==> flow/design.v <==
/*verilator lint_off MULTITOP*/
module num_rpad #(
    parameter int IN_WIDTH  = 32,
    parameter int OUT_WIDTH = 32
) (
    input  logic [ IN_WIDTH-1:0] in,
    output logic [OUT_WIDTH-1:0] out
);
  localparam int EXTEND = OUT_WIDTH - IN_WIDTH;
  assign out = {in, {EXTEND{1'b0}}};
endmodule
module num_sneg #(
    parameter int WIDTH = 32
) (
    input  logic signed [WIDTH-1:0] in,
    output logic signed [WIDTH-1:0] out
);
  assign out = -in;
endmodule
module num_sabs #(
    parameter int WIDTH = 32
) (
    input  logic signed [WIDTH-1:0] in,
    output logic signed [WIDTH-1:0] out
);
  assign out = in[WIDTH-1] ? -in : in;
endmodule
module num_min #(
    parameter int WIDTH = 32
) (
    input  logic [WIDTH-1:0] left,
    input  logic [WIDTH-1:0] right,
    output logic [WIDTH-1:0] out
);
  assign out = (left < right) ? left : right;
endmodule
module num_max #(
    parameter int WIDTH = 32
) (
    input  logic [WIDTH-1:0] left,
    input  logic [WIDTH-1:0] right,
    output logic [WIDTH-1:0] out
);
  assign out = (left > right) ? left : right;
endmodule
module num_smin #(
    parameter int WIDTH = 32
) (
    input  logic signed [WIDTH-1:0] left,
    input  logic signed [WIDTH-1:0] right,
    output logic signed [WIDTH-1:0] out
);
  assign out = (left < right) ? left : right;
endmodule
module num_smax #(
    parameter int WIDTH = 32
) (
    input  logic signed [WIDTH-1:0] left,
    input  logic signed [WIDTH-1:0] right,
    output logic signed [WIDTH-1:0] out
);
  assign out = (left > right) ? left : right;
endmodule
module num_ssignbit #(
    parameter int WIDTH = 32
) (
    input logic signed [WIDTH-1:0] in,
    output logic out
);
  assign out = in[WIDTH-1];
endmodule
module num_sadd #(
    parameter int LEFT_WIDTH = 32,
    parameter int LEFT_LSB = 0,
    parameter int RIGHT_WIDTH = 32,
    parameter int RIGHT_LSB = 0,
    parameter int OUT_WIDTH = 33
) (
    input  logic signed [ LEFT_WIDTH-1:0] left,
    input  logic signed [RIGHT_WIDTH-1:0] right,
    output logic signed [  OUT_WIDTH-1:0] out
);
  logic signed [  LEFT_LSB+LEFT_WIDTH-1:0] left_aligned;
  logic signed [RIGHT_LSB+RIGHT_WIDTH-1:0] right_aligned;
  assign left_aligned = {left, {LEFT_LSB{1'b0}}};
  assign right_aligned = {right, {RIGHT_LSB{1'b0}}};
  assign out = left_aligned + right_aligned;
endmodule
module num_smul #(
    parameter int LEFT_WIDTH = 32,
    parameter int RIGHT_WIDTH = 32,
    parameter int OUT_WIDTH = 64,
    parameter int OUT_LSB = 0
) (
    input  logic signed [ LEFT_WIDTH-1:0] left,
    input  logic signed [RIGHT_WIDTH-1:0] right,
    input  logic                          go,
    input  logic                          reset,
    input  logic                          clk,
    output logic signed [  OUT_WIDTH-1:0] out,
    output logic                          done
);
  logic [1:0] done_buffer;
  assign done = done_buffer[1];
  logic signed [       LEFT_WIDTH-1:0] left_tmp;
  logic signed [      RIGHT_WIDTH-1:0] right_tmp;
  logic signed [OUT_LSB+OUT_WIDTH-1:0] out_tmp;
  assign out = out_tmp[OUT_LSB+OUT_WIDTH-1:OUT_LSB];
  always_ff @(posedge clk) begin
    if (go) begin
      done_buffer[0] <= 1;
      done_buffer[1] <= done_buffer[0];
    end else begin
      done_buffer <= 0;
    end
  end
  always_ff @(posedge clk) begin
    if (!reset && go) begin
      left_tmp  <= left;
      right_tmp <= right;
    end else begin
      left_tmp  <= 0;
      right_tmp <= 0;
    end
  end
  always_ff @(posedge clk) begin
    if (reset) begin
      out_tmp <= 0;
    end else if (go) begin
      out_tmp <= left_tmp * right_tmp;
    end else begin
      out_tmp <= out_tmp;
    end
  end
endmodule
module smul_q31 (
    input  logic        clk,
    input  logic        reset,
    input  logic        go,
    input  logic [31:0] left,
    input  logic [31:0] right,
    output logic [31:0] out,
    output logic        done
);
  num_smul #(
      .LEFT_WIDTH (32),
      .RIGHT_WIDTH(32),
      .OUT_WIDTH  (32),
      .OUT_LSB    (31)
  ) mul (
      .left (left),
      .right(right),
      .go   (go),
      .reset(reset),
      .clk  (clk),
      .out  (out),
      .done (done)
  );
endmodule
# Tool chain data of smul_q31
# Tool output for the design above before and after an edit, in the order of the flow.
# Lines under "before" count in the file above, lines under "after" in the edited file.
# "diff": "after" minus "before" as printed here. "rel_change_pct": 100 x difference / "before".
# Operators carry their Yosys type and port widths (W data, S select, Z words).
# Cell names lack the library's common part.
# The mark -- stands for no value.
[inputs]
top = "smul_q31"
clk_port = "clk"
library = "sky130hd"
pvt_corner = "tt_025C_1v80"

# The edit
# Unified diff, file above to edited file.
# A script made this edit. It changes what the design does and was not meant as an optimisation.
# begin of diff
@@ -94,5 +94,5 @@
 ) (
     input  logic signed [ LEFT_WIDTH-1:0] left,
-    input  logic signed [RIGHT_WIDTH-1:0] right,
+    input  logic signed [RIGHT_WIDTH/2-1:0] right,
     input  logic                          go,
     input  logic                          reset,
# end of diff

# Elaborated design
# Counts by Yosys on the flattened word-level netlist (proc, flatten, opt, wreduce; memories kept). Register bits leave out memories and registers merged into their read ports (data or address); mux counts leave out enables and synchronous resets folded into registers. Print and check cells are left out. Cells with the same type and inputs are merged into one.
[bits]
columns = ["item", "before", "after", "diff", "rel_change_pct"]
rows = [
  ["regBits", 129, 113, -16, -12.40],
  ["inputBits", 67, 67, 0, 0.00],
  ["elab_cells", 9, 9, 0, 0.00],
]
[op_classes]
columns = ["item", "before", "after", "diff", "rel_change_pct"]
rows = [
  ["mux", 1, 1, 0, 0.00],
  ["reduce_logical", 2, 2, 0, 0.00],
  ["mul", 1, 1, 0, 0.00],
]
[op_table]
columns = ["cell", "before", "after", "diff", "rel_change_pct"]
rows = [
  ["$mul A32 B32 Y63", 1, 0, -1, -100.00],
  ["$mul A32 B16 Y48", 0, 1, 1, "--"],
]
# Operator kinds equal on both sides are left out: 3.

# Depth
# Depth = most cells in a row (Yosys ltp): at word level without a register or memory, in the mapped netlist without a sequential cell, where the memories' decode and read muxes count.
[depth]
columns = ["item", "before", "after", "diff", "rel_change_pct"]
rows = [
  ["word_depth", 2, 2, 0, 0.00],
  ["ABC_AREA", "0", "0", "--", "--"],
  ["depth_mapped", 31, 25, -6, -19.35],
  ["depth_no_buf", 29, 24, -5, -17.24],
]

# Netlist
# The flow's flattened synthesis, as Yosys stat reports it; memories are mapped. The netlist is that of the ABC_AREA named above (0 if unset); the other value can give another one.
[mapped]
columns = ["item", "before", "after", "diff", "rel_change_pct"]
rows = [
  ["ff_cells", 98, 67, -31, -31.63],
  ["cells", 4030, 2148, -1882, -46.70],
  ["yosys_area_um2", 38445.6, 19413.6, -19032.0, -49.50],
]
[types]
columns = ["cell", "before", "after", "diff", "rel_change_pct"]
rows = [
  ["fa_1", 1072, 485, -587, -54.76],
  ["inv_1", 969, 571, -398, -41.07],
  ["and2_1", 590, 250, -340, -57.63],
  ["nand2_1", 513, 300, -213, -41.52],
  ["clkbuf_1", 210, 89, -121, -57.62],
  ["ha_1", 178, 111, -67, -37.64],
  ["dfxtp_1", 98, 67, -31, -31.63],
  ["a21oi_1", 52, 29, -23, -44.23],
  ["nor2b_1", 27, 5, -22, -81.48],
  ["xnor2_1", 33, 13, -20, -60.61],
  ["buf_4", 0, 15, 15, "--"],
  ["nor2_1", 35, 49, 14, 40.00],
  ["nor3b_1", 13, 2, -11, -84.62],
  ["o21ai_0", 24, 15, -9, -37.50],
  ["nand4_1", 14, 5, -9, -64.29],
  ["mux2i_1", 17, 9, -8, -47.06],
  ["o21bai_1", 12, 5, -7, -58.33],
  ["a21o_1", 24, 18, -6, -25.00],
]
# Cell types equal on both sides are left out: 6.
# Not every row of either side is listed.
# The figures by module come from a second, unflattened synthesis with its own total; it is not the netlist above.
[unflattened]
columns = ["item", "before", "after", "diff", "rel_change_pct"]
rows = [
  ["cells_unflattened", 4019, 2103, -1916, -47.67],
  ["hier_area_um2", 38232.9, 19183.4, -19049.5, -49.82],
]
# Rows give one instance, submodules left out.
[by_module_before]
columns = ["mod", "area_um2", "mod_seq_area_um2", "n_cells", "n_inst"]
rows = [
  ["num_smul", 38232.9, 1961.9, 4019, 1],
  ["smul_q31", 0.0, 0.0, 0, 1],
]
[by_module_after]
columns = ["mod", "area_um2", "mod_seq_area_um2", "n_cells", "n_inst"]
rows = [
  ["num_smul", 19183.4, 1341.3, 2103, 1],
  ["smul_q31", 0.0, 0.0, 0, 1],
]

# Worst setup path after synthesis
# OpenSTA on the mapped netlist: ideal clock, no wires. The path of least setup slack (recovery checks aside). Input and output delay are each 20% of the period. Register names are those of the netlist, which keeps one name where synthesis merged equal registers.
[synth_path]
columns = ["item", "before", "after", "diff", "rel_change_pct"]
rows = [
  ["kind", "reg2reg", "reg2reg", "--", "--"],
  ["start", "reg mul.left_tmp[31]", "reg mul.left_tmp[29]", "--", "--"],
  ["end", "reg mul.out_tmp[60]", "reg mul.out_tmp[45]", "--", "--"],
  ["path_buffers", 2, 1, -1, -50.00],
  ["required_time_ns", 7.866, 7.912, 0.046, 0.58],
  ["driving_pins", 27, 22, -5, -18.52],
  ["tclk_ns", 8.0, 8.0, 0.0, 0.00],
  ["setup_slack_ns", 0.086, 1.965, 1.879, "--"],
  ["launch_ns", 0.000, 0.000, 0.000, "--"],
  ["arrival_ns", 7.780, 5.947, -1.833, -23.56],
  ["setup_time_ns", 0.134, 0.088, -0.046, "--"],
  ["delay_ns", 7.914, 6.035, -1.879, -23.74],
  ["period_less_setup_slack_ns", 7.914, 6.035, -1.879, -23.74],
]
# "delay_ns" is the arrival time less input delay plus setup time.
# "driving_pins" counts driving pins, that of a launching flip-flop among them; a cell with two outputs on the path counts twice.
# "period_less_setup_slack_ns" is the clock period less the worst setup slack; recovery checks do not enter. This is arithmetic on one report: input and output delays are still those of the set period (20% each).
# The rows between start and end are the longest chain of elaborated cells between them; the timing report does not say that the signal goes this way. Where chains are equally long, one stands for them.
# Each line given opens the expression or statement behind the cell; cells for indexed reads and writes are added by Yosys, which also makes memories of some case tables.
# A register here has more assigning lines than the two given.
[synth_between_before]
cell_sequence = "dfxtp_1 > clkbuf_1 > nand2_1 > inv_1 > fa_1 > inv_1 > fa_1 > fa_1 > inv_1 > fa_1 > inv_1 > fa_1 > inv_1 > fa_1 > inv_1 > fa_1 > fa_1 > inv_1 > ha_1 > clkbuf_1 > a21oi_1 > a21oi_1 > or4_1 > o221ai_4 > o21ai_2 > nor4b_4 > or4_1"
elab_chain_len = 1
[synth_rtl_before]
columns = ["item", "line_no", "text"]
rows = [
  ["start, declared", 105, "logic signed [       LEFT_WIDTH-1:0] left_tmp;"],
  ["start, assigned", 119, "left_tmp  <= left;"],
  ["start, assigned", 122, "left_tmp  <= 0;"],
  ["$mul A32 B32 Y63", 130, "out_tmp <= left_tmp * right_tmp;"],
  ["end, assigned", 130, ""],
  ["end, assigned", 132, "out_tmp <= out_tmp;"],
  ["end, declared", 107, "logic signed [OUT_LSB+OUT_WIDTH-1:0] out_tmp;"],
]
[synth_between_after]
cell_sequence = "dfxtp_1 > clkbuf_1 > nand2_1 > fa_1 > inv_1 > fa_1 > inv_1 > fa_1 > inv_1 > fa_1 > fa_1 > fa_1 > ha_1 > nand3_2 > nor4_4 > o2111ai_2 > a31oi_2 > nor2_1 > a211oi_2 > a41oi_2 > and3b_1 > nor4_2"
elab_chain_len = 1
[synth_rtl_after]
columns = ["item", "line_no", "text"]
rows = [
  ["start, declared", 105, "logic signed [       LEFT_WIDTH-1:0] left_tmp;"],
  ["start, assigned", 119, "left_tmp  <= left;"],
  ["start, assigned", 122, "left_tmp  <= 0;"],
  ["$mul A32 B16 Y48", 130, "out_tmp <= left_tmp * right_tmp;"],
  ["end, assigned", 130, ""],
  ["end, assigned", 132, "out_tmp <= out_tmp;"],
  ["end, declared", 107, "logic signed [OUT_LSB+OUT_WIDTH-1:0] out_tmp;"],
]

# Worst path after layout
# From the final timing report of each run of pair 1: the path of least setup slack in the routed layout; clock arrival at registers is part of the times.
[layout_path]
columns = ["item", "before", "after", "diff", "rel_change_pct"]
rows = [
  ["kind", "reg2reg", "reg2reg", "--", "--"],
  ["start", "reg mul.right_tmp[5]", "reg mul.right_tmp[4]", "--", "--"],
  ["end", "reg mul.out_tmp[60]", "reg mul.out_tmp[38]", "--", "--"],
  ["required_time_ns", 8.30, 8.29, -0.01, -0.12],
  ["tclk_ns", 8.0, 8.0, 0.0, 0.00],
  ["arrival_ns", 7.90, 6.66, -1.24, -15.70],
  ["path_buffers", 2, 1, -1, -50.00],
  ["driving_pins", 27, 23, -4, -14.81],
  ["setup_slack_ns", 0.40, 1.63, 1.23, "--"],
  ["setup_time_ns", 0.12, 0.06, -0.06, "--"],
  ["launch_ns", 0.43, 0.35, -0.08, -18.60],
]
# The rows between start and end are the longest chain of elaborated cells between them; the timing report does not say that the signal goes this way. Where chains are equally long, one stands for them.
# A register here has more assigning lines than the two given.
[layout_between_before]
cell_sequence = "dfxtp_2 > buf_12 > nand2_4 > inv_1 > fa_1 > inv_2 > fa_2 > fa_1 > inv_2 > fa_2 > clkinvlp_4 > fa_1 > inv_1 > fa_1 > inv_1 > fa_2 > fa_1 > inv_1 > ha_1 > buf_4 > a21oi_1 > a21oi_1 > or4_4 > o221ai_4 > o21ai_2 > nor4b_4 > or4_1"
elab_chain_len = 1
[layout_rtl_before]
columns = ["item", "line_no", "text"]
rows = [
  ["start, declared", 106, "logic signed [      RIGHT_WIDTH-1:0] right_tmp;"],
  ["start, assigned", 120, "right_tmp <= right;"],
  ["start, assigned", 123, "right_tmp <= 0;"],
  ["$mul A32 B32 Y63", 130, "out_tmp <= left_tmp * right_tmp;"],
  ["end, assigned", 130, ""],
  ["end, assigned", 132, "out_tmp <= out_tmp;"],
  ["end, declared", 107, "logic signed [OUT_LSB+OUT_WIDTH-1:0] out_tmp;"],
]
[layout_between_after]
cell_sequence = "dfxtp_4 > buf_12 > and2_1 > fa_1 > inv_1 > fa_1 > fa_1 > inv_1 > fa_1 > fa_1 > inv_1 > fa_1 > inv_1 > ha_4 > a21o_1 > a311o_1 > a21oi_2 > o221ai_2 > a222oi_1 > o31ai_1 > xor2_1 > mux2i_1 > nor2_1"
elab_chain_len = 1
[layout_rtl_after]
columns = ["item", "line_no", "text"]
rows = [
  ["start, declared", 106, "logic signed [      RIGHT_WIDTH-1:0] right_tmp;"],
  ["start, assigned", 120, "right_tmp <= right;"],
  ["start, assigned", 123, "right_tmp <= 0;"],
  ["$mul A32 B16 Y48", 130, "out_tmp <= left_tmp * right_tmp;"],
  ["end, assigned", 130, ""],
  ["end, assigned", 132, "out_tmp <= out_tmp;"],
  ["end, declared", 107, "logic signed [OUT_LSB+OUT_WIDTH-1:0] out_tmp;"],
]

# Measured runs
# Both versions went through the flow (Yosys, OpenROAD) with the same settings in each pair. Constraints: input delay and output delay 20% of the set period each, output load 0.01 pF.
[flow_settings_pair_1]
CORE_UTILIZATION = 45
SETUP_SLACK_MARGIN = 2.5
period_ns = 8.0
CAP_MARGIN = 20
CORE_MARGIN = 2
SLEW_MARGIN = 20
[results_pair_1]
columns = ["item", "before", "after", "diff", "rel_change_pct"]
rows = [
  ["setup_ws_ns", 0.397, 1.630, 1.233, "--"],
  ["utilization_pct", 52.9, 53.9, 1.0, "--"],
  ["synth_area_um2", 38445.6, 19413.6, -19032.0, -49.50],
  ["die_um2", 87787.8, 44819.0, -42968.8, -48.95],
  ["setup_tns_ns", 0.000, 0.000, 0.000, "--"],
  ["fin_hold_ws_ns", 0.441, 0.436, -0.005, "--"],
]
[flow_settings_pair_2]
ABC_AREA = 0
CELL_PAD_IN_SITES_DETAIL_PLACEMENT = 0
CORE_ASPECT_RATIO = 1.95
CORE_UTILIZATION = 48
CTS_CLUSTER_SIZE = 40
GPL_ROUTABILITY_DRIVEN = 1
GPL_TIMING_DRIVEN = 0
HOLD_SLACK_MARGIN = 0.25
MAX_ROUTING_LAYER = "met4"
PLACE_DENSITY_LB_ADDON = 0.26
SETUP_SLACK_MARGIN = -0.19
period_ns = 5.25
CAP_MARGIN = 20
CORE_MARGIN = 2
SLEW_MARGIN = 20
[results_pair_2]
columns = ["item", "before", "after", "diff", "rel_change_pct"]
rows = [
  ["setup_ws_ns", -2.846, -1.312, 1.534, "--"],
  ["utilization_pct", 56.0, 61.1, 5.1, "--"],
  ["synth_area_um2", 38445.6, 19413.6, -19032.0, -49.50],
  ["die_um2", 82503.7, 42159.9, -40343.8, -48.90],
  ["setup_tns_ns", -77.040, -19.709, 57.331, "--"],
  ["fin_hold_ws_ns", 0.439, 0.447, 0.008, "--"],
]
